==> flow/design.v <==
module design_5 #(parameter width = 8, parameter cwidth =4)(
  input [width-1:0] OPA, OPB,
  input CLK, RST, CE, MODE, CIN,
  input [1:0] INP_VALID,
  input [cwidth-1:0] CMD,
  output reg [2*width:0] RES,
  output reg OFLOW,
  output reg COUT,
  output reg G,
  output reg L,
  output reg E,
  output reg ERR
);
reg [2*width:0] temp;
reg [2*width:0] next_RES;
reg next_COUT, next_OFLOW, next_G, next_L, next_E, next_ERR;
localparam CMD_ADD = 4'b0000;
localparam CMD_SUB = 4'b0001;
localparam CMD_ADD_CIN = 4'b0010;
localparam CMD_SUB_CIN = 4'b0011;
localparam CMD_EGL = 4'b1000;
localparam CMD_INC_MUL = 4'b1001;
localparam CMD_SHIFT_MUL = 4'b1010;
localparam CMD_SI_UNSI_ADD = 4'b1011;
localparam CMD_SI_UNSI_SUB = 4'b1100;
localparam CMD_INC_A = 4'b0100;
localparam CMD_DEC_A = 4'b0101;
localparam CMD_INC_B = 4'b0110;
localparam CMD_DEC_B = 4'b0111;
localparam CMD_AND = 4'b0000;
localparam CMD_NAND = 4'b0001;
localparam CMD_OR = 4'b0010;
localparam CMD_NOR = 4'b0011;
localparam CMD_XOR = 4'b0100;
localparam CMD_XNOR = 4'b0101;
localparam CMD_ROL_A_B = 4'b1100;
localparam CMD_ROR_A_B = 4'b1101;
localparam CMD_NOT_A = 4'b0110;
localparam CMD_SHR1_A = 4'b1000;
localparam CMD_SHLI_A = 4'b1001;
localparam CMD_NOT_B = 4'b0111;
localparam CMD_SHR1_B = 4'b1010;
localparam CMD_SHL1_B = 4'b1011;
wire [2:0] amount;
assign amount = OPB[2:0];
always@(posedge CLK or posedge RST)
begin
    if(RST)begin
        next_RES <= 'b0;
        next_COUT <= 1'b0;
        next_OFLOW <= 1'b0;
        next_G <= 1'b0;
        next_E <= 1'b0;
        next_L <= 1'b0;
        next_ERR <= 1'b0;
    end
    else if(CE)
    begin
        if(INP_VALID == 2'b00)
        begin
            next_RES <= 'b0;
            next_COUT <= 1'b0;
            next_OFLOW <= 1'b0;
            next_G <= 1'b0;
            next_E <= 1'b0;
            next_L <= 1'b0;
            next_ERR <= 1'b0;
        end
        else if(INP_VALID ==2'b11)
        begin
            next_RES <= 'b0;
            next_COUT <= 1'b0;
            next_OFLOW <= 1'b0;
            next_G <= 1'b0;
            next_E <= 1'b0;
            next_L <= 1'b0;
            next_ERR <= 1'b0;
            if(MODE)begin
                case(CMD)
                    CMD_ADD:
                    begin
                        temp = OPA + OPB;
                        next_RES <= temp;
                        next_COUT <= temp[width];
                    end
                    CMD_SUB:
                    begin
                        next_OFLOW <= (OPA<OPB)?1'b1:1'b0;
                        next_RES <= OPA-OPB;
                    end
                    CMD_ADD_CIN:
                    begin
                        temp = OPA + OPB + CIN;
                        next_RES <= temp;
                        next_COUT <= temp[width];
                    end
                    CMD_SUB_CIN:
                    begin
                        next_OFLOW <= (OPA<OPB)?1'b1:1'b0;
                        next_RES <= OPA-OPB-CIN;
                    end
                    CMD_EGL:
                    begin
                        next_RES <= 'b0;
                        if(OPA==OPB)
                        begin
                            next_E <= 1'b1;
                            next_G <= 1'b0;
                            next_L <= 1'b0;
                        end
                        else if(OPA>OPB)
                        begin
                            next_E <= 1'b0;
                            next_G <= 1'b1;
                            next_L <= 1'b0;
                        end
                        else
                        begin
                            next_E <= 1'b0;
                            next_G <= 1'b0;
                            next_L <= 1'b1;
                        end
                    end
                    CMD_INC_MUL:
                    begin
                        temp = (OPA+1) * (OPB+1);
                        next_RES <= temp;
                        next_COUT <= temp[2*width];
                    end
                    CMD_SHIFT_MUL:
                    begin
                        temp =(OPA<<1)*OPB;
                        next_RES <= temp;
                        next_COUT <= temp[2*width];
                    end
                    CMD_SI_UNSI_ADD:
                    begin
                        temp = $signed(OPA) + $signed(OPB);
                        next_RES <= temp;
                        next_COUT <= temp[width];
                        next_OFLOW <= ((OPA[width-1] == OPB[width-1]) && (temp[width-1] != OPA[width-1])) ? 1'b1 : 1'b0;
                        if($signed(OPA)==$signed(OPB))
                        begin
                            next_E <= 1'b1;
                            next_G <= 1'b0;
                            next_L <= 1'b0;
                        end
                        else if($signed(OPA)>$signed(OPB))
                        begin
                            next_E <= 1'b0;
                            next_G <= 1'b1;
                            next_L <= 1'b0;
                        end
                        else
                        begin
                            next_E <= 1'b0;
                            next_G <= 1'b0;
                            next_L <= 1'b1;
                        end
                    end
                    CMD_SI_UNSI_SUB:
                    begin
                        temp = $signed(OPA) - $signed(OPB);
                        next_RES<= temp;
                        next_COUT <= temp[width];
                       next_OFLOW <= ((OPA[width-1] != OPB[width-1]) && (temp[width-1] != OPA[width-1])) ? 1'b1 : 1'b0;
                        if($signed(OPA) == $signed(OPB))
                        begin
                            next_E <= 1'b1;
                            next_G <= 1'b0;
                            next_L <= 1'b0;
                        end
                        else if($signed(OPA) > $signed(OPB))
                        begin
                            next_E <= 1'b0;
                            next_G <= 1'b1;
                            next_L <= 1'b0;
                        end
                        else
                        begin
                            next_E <= 1'b0;
                            next_G <= 1'b0;
                            next_L <= 1'b1;
                        end
                    end
                    default:
                    begin
                        next_RES <= 'b0;
                        next_COUT <= 1'b0;
                        next_OFLOW <= 1'b0;
                        next_G <= 1'b0;
                        next_E <= 1'b0;
                        next_L <= 1'b0;
                        next_ERR <= 1'b0;
                    end
                endcase
            end
            else begin
                case(CMD)
                    CMD_AND:next_RES <= {{width*2-(width-1){1'b0}},OPA&OPB};
                    CMD_NAND:next_RES <= {{width*2-(width-1){1'b0}},~(OPA&OPB)};
                    CMD_OR:next_RES <= {{width*2-(width-1){1'b0}},OPA|OPB};
                    CMD_NOR:next_RES <= {{width*2-(width-1){1'b0}},~(OPA|OPB)};
                    CMD_XOR:next_RES <= {{width*2-(width-1){1'b0}},OPA^OPB};
                    CMD_XNOR:next_RES <= {{width*2-(width-1){1'b0}},~(OPA^OPB)};
                    CMD_ROL_A_B:
                    begin
                        if (amount == 0)
                            next_RES <= {{width*2-(width-1){1'b0}}, OPA};
                        else
                            next_RES <= {{width*2-(width){1'b0}}, (OPA << amount) | (OPA >> (width - amount))};
                        next_ERR <= (width > 3 && |OPB[width-1:3]) ? 1'b1 : 1'b0;
                    end
                    CMD_ROR_A_B:
                    begin
                        if (amount == 0)
                            next_RES <= {{width*2-(width-1){1'b0}}, OPA};
                        else
                            next_RES <= {{width*2-(width-1){1'b0}}, (OPA >> amount) | (OPA << (width - amount))};
                        next_ERR <= (width > 3 && |OPB[width-1:3]) ? 1'b1 : 1'b0;
                    end
                    default:
                    begin
                        next_RES <='b0;
                        next_COUT <= 1'b0;
                        next_OFLOW <= 1'b0;
                        next_G <= 1'b0;
                        next_E <= 1'b0;
                        next_L <= 1'b0;
                        next_ERR <= 1'b0;
                    end
                endcase
            end
        end
        else if(INP_VALID == 2'b01)
        begin
            next_RES <=  'b0;
            next_COUT <= 1'b0;
            next_OFLOW <= 1'b0;
            next_G <= 1'b0;
            next_E <= 1'b0;
            next_L <= 1'b0;
            next_ERR <= 1'b0;
            if(MODE)begin
                case(CMD)
                    CMD_INC_A:next_RES <= OPA+1;
                    CMD_DEC_A:next_RES <= OPA-1;
                    default:
                    begin
                        next_RES <= 'b0;
                        next_COUT <= 1'b0;
                        next_OFLOW <= 1'b0;
                        next_G <= 1'b0;
                        next_E <= 1'b0;
                        next_L <= 1'b0;
                        next_ERR <= 1'b0;
                    end
                endcase
            end
            else begin
                case(CMD)
                    CMD_NOT_A:next_RES <= {{width*2-(width-1){1'b0}},~OPA};
                    CMD_SHR1_A:next_RES <= {{width*2-(width-1){1'b0}},OPA>>1};
                    CMD_SHLI_A:next_RES <= {{width*2-(width-1){1'b0}},OPA<<1};
                    default:
                    begin
                        next_RES <= 'b0;
                        next_COUT <= 1'b0;
                        next_OFLOW <= 1'b0;
                        next_G <= 1'b0;
                        next_E <= 1'b0;
                        next_L <= 1'b0;
                        next_ERR <= 1'b0;
                    end
                endcase
            end
        end
        else if(INP_VALID == 2'b10)
            begin
                next_RES <= 'b0;
                next_COUT <= 1'b0;
                next_OFLOW <= 1'b0;
                next_G <= 1'b0;
                next_E <= 1'b0;
                next_L <= 1'b0;
                next_ERR <= 1'b0;
                if(MODE) begin
                    case(CMD)
                        CMD_INC_B: next_RES <= OPB + 1;
                        CMD_DEC_B: next_RES <= OPB - 1;
                        default:
                        begin
                            next_RES <= 'b0;
                            next_COUT <= 1'b0;
                            next_OFLOW <= 1'b0;
                            next_G <= 1'b0;
                            next_E <= 1'b0;
                            next_L <= 1'b0;
                            next_ERR <= 1'b0;
                        end
                    endcase
                end
                else begin
                    case(CMD)
                        CMD_NOT_B:next_RES <= {{width*2-(width-1){1'b0}},~OPB};
                        CMD_SHR1_B:next_RES <= {{width*2-(width-1){1'b0}},OPB>>1};
                        CMD_SHL1_B:next_RES <= {{width*2-(width-1){1'b0}},OPB<<1};
                        default:
                        begin
                            next_RES <= 'b0;
                            next_COUT <= 1'b0;
                            next_OFLOW <= 1'b0;
                            next_G <= 1'b0;
                            next_E <= 1'b0;
                            next_L <= 1'b0;
                            next_ERR <= 1'b0;
                        end
                    endcase
                end
        end
    end
end
always @(posedge CLK or posedge RST) begin
    if(RST) begin
        RES <= 'b0;
        COUT <= 1'b0;
        OFLOW <= 1'b0;
        G <= 1'b0;
        E <= 1'b0;
        L <= 1'b0;
        ERR <= 1'b0;
    end else if (CE) begin
        RES <= next_RES;
        COUT <= next_COUT;
        OFLOW <= next_OFLOW;
        G <= next_G;
        L <= next_L;
        E <= next_E;
        ERR <= next_ERR;
    end
end
endmodule
From RTL to reports: design_5
Tool output for the design above, in the order of the flow.
Line numbers count from 1 in the design file above.
Library cell names are shortened.
The mark -- stands for no value.
- top: design_5
- clock input: CLK
- cell library: sky130hd
- timing corner: tt_025C_1v80

After elaboration
Counts by Yosys on the flattened word-level netlist (proc, flatten, opt, wreduce; memories kept). Register bits leave out memories and registers merged into their read ports (data or address). Print and check cells are left out.
- noted add/sub/neg operators: 11
- noted $mul: 2
- order comparisons at 3
- equality and inequality tests: 22
- shift-type cells at 4
- muxes and demuxes: 55
- noted bitwise operators: 10
- reductions and logical operators at 11
- operator list (kind ; count):
    multiplier 32 x 32 -> 17 bit ; 1
    case mux 17 bit (select 8 bit) ; 2
    multiplier 8 x 8 -> 16 bit ; 1
    two-way mux 17 bit ; 7
    case mux 17 bit (select 2 bit) ; 2
    case mux 8 bit (select 3 bit) ; 2
    NOT 8 bit ; 5
    two-way mux 1 bit ; 35
    left shift 8 x 32 -> 8 bit ; 1
    >> shifter 8 x 32 -> 8 bit ; 1
    equality test 4 bit (second input constant) ; 6
    OR 8 bit ; 3
    adder 8 x 1 -> 9 bit (second input constant) ; 2
    subtractor 8 x 1 -> 9 bit (second input constant) ; 2
    adder 8 x 8 -> 9 bit ; 2
    subtractor 8 x 8 -> 9 bit ; 2
    subtractor 17 x 1 -> 17 bit ; 1
    equality test 4 x 3 -> 1 bit (second input constant) ; 4
    greater-than comparator 8 bit ; 2
    equality test 8 bit ; 2
    two-way mux 8 bit ; 2
    adder 9 x 1 -> 10 bit ; 1
    equality test 4 x 2 -> 1 bit (second input constant) ; 2
    left shift 8 x 3 -> 8 bit ; 1
    >> shifter 8 x 3 -> 8 bit ; 1
    less-than comparator 8 bit ; 1
    AND 8 bit ; 1
    XOR 8 bit ; 1
Not listed: further kinds 17, cells in them 25.
- bits in registers: 46
- bits of input ports at 27
- noted cells after elaboration: 132

Longest topological paths
Depth = most cells in a row (Yosys ltp): at word level without a register or memory, in the mapped netlist without a sequential cell, where the memories' decode and read muxes count.
- depth after elaboration at 8
- noted ABC_AREA: 0
- noted depth in mapped cells: 25

Mapped cells and area
Source: synth_stat.txt of the flow (Yosys; design flattened, memories mapped). It holds for the ABC_AREA given above (unset counts as 0); a run with the other value may have another netlist.
Totals and module areas in this step are rounded.
- cells by type (cell type ; count):
    fa_1 ; 87
    ha_1 ; 111
    dfrtp_1 ; 46
    inv_1 ; 158
    nor2_1 ; 148
    xnor2_1 ; 52
    nand2_1 ; 108
    a21oi_1 ; 68
    mux2_2 ; 26
    o21ai_0 ; 56
    xor2_1 ; 28
    a221oi_1 ; 20
    nand3_1 ; 34
    mux2i_1 ; 16
    mux4_2 ; 7
    o211ai_1 ; 19
    a22oi_1 ; 17
    nor3_1 ; 25
Not listed: further types 86, cells in them 375.
- noted mapped cells: 1401
- noted synthesis area: 11300 um^2
- noted mapped flip-flops: 46
- noted buffer cells: 80

Path before layout
OpenSTA on the mapped netlist: ideal clock, no wires. The path of least setup slack (recovery checks aside). Input and output delay are each 20% of the period. Register names are those of the netlist, which keeps one name where synthesis merged equal registers.
- path type: input to register
- start point: input OPB[0]
- end point: register next_RES[15]
- noted period: 8.0 ns
- noted external input delay: 1.600 ns
- noted setup time: 0.123 ns
- noted time at the first pin: 1.600 ns
- data arrival time: 6.869 ns
- data required time: 7.877 ns
- path slack: 1.008 ns
- delay of the path: 5.392 ns
- noted driving pins on the path: 24
- noted path buffers: 5
- period reached after synthesis: 6.992 ns
"delay of the path" = arrival - input delay + setup time.
"driving pins on the path" counts driving pins, that of a launching flip-flop among them; a cell with two outputs on the path counts twice.
"period reached after synthesis" = period - worst setup slack (recovery checks aside). The figure is calculated, with input and output delays left at 20% of the set period.
Between the ends stands the longest chain of elaborated cells between them, by number of cells; it is not shown to be the way that was timed. Of several equally long chains one is given.
A line is the first line of the expression or statement that the cell stems from. Yosys adds cells for indexed reads and writes and turns some case tables into memories.
A register here has more assigning lines than the two given.
- path through: buf_2 buf_4 inv_2 ha_1 clkbuf_1 buf_2 clkbuf_1 nand2b_1 fa_1 inv_1 fa_1 fa_1 inv_1 fa_1 inv_1 ha_1 or2_2 a21oi_1 nor3_1 nor3_1 nor3_1 xor2_1 a221oi_2 o21ai_2
- cells in the longest elaborated chain at 7
- ends and longest elaborated chain, after synthesis (element ; line ; RTL):
    from (decl) ; 2 ; input [width-1:0] OPA, OPB,
    subtractor 8 x 1 -> 9 bit ; 290 ; CMD_DEC_B: next_RES <= OPB - 1;
    case mux 17 bit (select 2 bit) ; 288 ; case(CMD)
    two-way mux 17 bit ; 287 ; if(MODE) begin
    two-way mux 17 bit ; 278 ; else if(INP_VALID == 2'b10)
    two-way mux 17 bit ; 235 ; else if(INP_VALID == 2'b01)
    two-way mux 17 bit ; 69 ; else if(INP_VALID ==2'b11)
    two-way mux 17 bit ; 59 ; if(INP_VALID == 2'b00)
    to (assign) ; 83 ; next_RES <= temp;
    to (assign) ; 89 ; next_RES <= OPA-OPB;
    to (decl) ; 15 ; reg [2*width:0] next_RES;

Timing after layout
Path of least setup slack in the final report of flow run 1 (OpenROAD, finished layout, wires in). Where an end is a register, its clock arrival counts in the times.
- path type: input to register
- start point: input OPA[0]
- end point: register next_COUT
- noted period: 7.57 ns
- noted external input delay: 1.51 ns
- noted setup time: 0.10 ns
- noted time at the first pin: 1.51 ns
- data arrival time: 7.26 ns
- data required time: 7.75 ns
- path slack: 0.49 ns
- noted driving pins on the path: 21
- noted path buffers: 2
Between the ends stands the longest chain of elaborated cells between them, by number of cells; it is not shown to be the way that was timed. Of several equally long chains one is given.
A register here has more assigning lines than the two given.
- path through: clkdlybuf4s50_1 buf_4 clkinv_1 ha_1 inv_1 nor2_1 fa_1 fa_1 fa_1 inv_1 fa_1 inv_1 ha_1 or3_1 o21ai_0 a21oi_1 a21oi_1 mux2i_1 nor4b_2 o31a_1 o32ai_1
- cells in the longest elaborated chain at 6
- ends and longest elaborated chain, after layout (element ; line ; RTL):
    from (decl) ; 2 ; input [width-1:0] OPA, OPB,
    adder 8 x 1 -> 9 bit ; 126 ; temp = (OPA+1) * (OPB+1);
    multiplier 32 x 32 -> 17 bit ; 126 ;
    case mux 1 bit (select 6 bit) ; 79 ; case(CMD)
    two-way mux 1 bit ; 78 ; if(MODE)begin
    two-way mux 1 bit ; 69 ; else if(INP_VALID ==2'b11)
    two-way mux 1 bit ; 59 ; if(INP_VALID == 2'b00)
    to (assign) ; 84 ; next_COUT <= temp[width];
    to (assign) ; 95 ; next_COUT <= temp[width];
    to (decl) ; 16 ; reg next_COUT, next_OFLOW, next_G, next_L, next_E, next_ERR;

Subject: flow runs of design_5

Hi,

design_5 through Yosys and OpenROAD on sky130hd: 3 stored runs, unordered, with their settings and measured results. The constraints put input and output delay at 20% of the set period each and load the outputs with 0.01 pF.
By "achieved clock period" is meant the clock period of the run minus its worst setup slack. This is arithmetic on one report: input and output delays are still those of the set period (20% each).
By "time on the worst setup path" is meant the share of the clock period that the worst setup path is allowed (20% is reserved at inputs, 20% at outputs), minus its slack. Clock arrival times at its registers enter into it.
"total power after layout" rests on the timing tool's default activity at the inputs, not on a simulated workload.
The measured numbers are rounded.

Flow run 1

==> flow/run.sh <==
#!/bin/bash
# the make line also repeats the synthesis and layout settings of config.mk as NAME=value (left out here)
make -C /OpenROAD-flow-scripts/flow DESIGN_CONFIG=/design/flow/config.mk WORK_HOME=/design/flow/orfs CLKGATE_MAP_FILE= finish
==> flow/config.mk <==
export PLATFORM = sky130hd
export DESIGN_NAME = design_5
export DESIGN_NICKNAME = design_5
export VERILOG_FILES = /design/flow/design.v
export SDC_FILE = /design/flow/constraint.sdc
export NUM_CORES = 4
export LEC_CHECK = 0
export CAP_MARGIN = 20
export CORE_MARGIN = 2
export CORE_UTILIZATION = 40
export SETUP_SLACK_MARGIN = -0.26
export SLEW_MARGIN = 20
==> flow/constraint.sdc <==
create_clock -name core_clock -period 7.57 [get_ports {CLK}]
set_input_delay 1.5140 -clock core_clock [delete_from_list [all_inputs] [get_ports {CLK}]]
set_output_delay 1.5140 -clock core_clock [all_outputs]
set_load 0.01 [all_outputs]

Measured in flow run 1:
- time on the worst setup path: 5.57 ns
- critical path kind: input to register
- noted the worst setup slack after layout: 0.486 ns
- total power after layout at 0.00223 W
- noted the post-route utilization: 44.9%
- cell area after synthesis at 11,300 um^2
- noted the achieved clock period: 7.084 ns
- noted the area inside the die boundary: 29,600 um^2

Flow run 2

==> flow/run.sh <==
#!/bin/bash
# the make line also repeats the synthesis and layout settings of config.mk as NAME=value (left out here)
make -C /OpenROAD-flow-scripts/flow DESIGN_CONFIG=/design/flow/config.mk WORK_HOME=/design/flow/orfs CLKGATE_MAP_FILE= finish
==> flow/config.mk <==
export PLATFORM = sky130hd
export DESIGN_NAME = design_5
export DESIGN_NICKNAME = design_5
export VERILOG_FILES = /design/flow/design.v
export SDC_FILE = /design/flow/constraint.sdc
export NUM_CORES = 4
export LEC_CHECK = 0
export CAP_MARGIN = 20
export CELL_PAD_IN_SITES_GLOBAL_PLACEMENT = 3
export CORE_ASPECT_RATIO = 1.27
export CORE_MARGIN = 10
export CORE_UTILIZATION = 40
export CTS_CLUSTER_DIAMETER = 238
export CTS_CLUSTER_SIZE = 90
export MIN_ROUTING_LAYER = met2
export SLEW_MARGIN = 20
export TNS_END_PERCENT = 90
==> flow/constraint.sdc <==
create_clock -name core_clock -period 8.0 [get_ports {CLK}]
set_input_delay 1.6000 -clock core_clock [delete_from_list [all_inputs] [get_ports {CLK}]]
set_output_delay 1.6000 -clock core_clock [all_outputs]
set_load 0.01 [all_outputs]

Measured in flow run 2:
- noted the post-route utilization: 44.7%
- noted the achieved clock period: 7.553 ns
- cell area after synthesis at 11,300 um^2
- time on the worst setup path: 5.95 ns
- critical path kind: input to register
- noted the area inside the die boundary: 35,400 um^2
- total power after layout at 0.00218 W
- noted the worst setup slack after layout: 0.447 ns

Flow run 3

==> flow/run.sh <==
#!/bin/bash
# the make line also repeats the synthesis and layout settings of config.mk as NAME=value (left out here)
make -C /OpenROAD-flow-scripts/flow DESIGN_CONFIG=/design/flow/config.mk WORK_HOME=/design/flow/orfs CLKGATE_MAP_FILE= finish
==> flow/config.mk <==
export PLATFORM = sky130hd
export DESIGN_NAME = design_5
export DESIGN_NICKNAME = design_5
export VERILOG_FILES = /design/flow/design.v
export SDC_FILE = /design/flow/constraint.sdc
export NUM_CORES = 4
export LEC_CHECK = 0
export CAP_MARGIN = 20
export CELL_PAD_IN_SITES_GLOBAL_PLACEMENT = 3
export CORE_ASPECT_RATIO = 0.62
export CORE_MARGIN = 10
export CORE_UTILIZATION = 45
export CTS_CLUSTER_DIAMETER = 267
export CTS_CLUSTER_SIZE = 75
export GPL_TIMING_DRIVEN = 0
export MIN_ROUTING_LAYER = met2
export PLACE_DENSITY_LB_ADDON = 0.07
export SLEW_MARGIN = 40
export TNS_END_PERCENT = 90
==> flow/constraint.sdc <==
create_clock -name core_clock -period 5.58 [get_ports {CLK}]
set_input_delay 1.1160 -clock core_clock [delete_from_list [all_inputs] [get_ports {CLK}]]
set_output_delay 1.1160 -clock core_clock [all_outputs]
set_load 0.01 [all_outputs]

Flow run 3: no final report: placement broke off with FLW-0024.

Regards
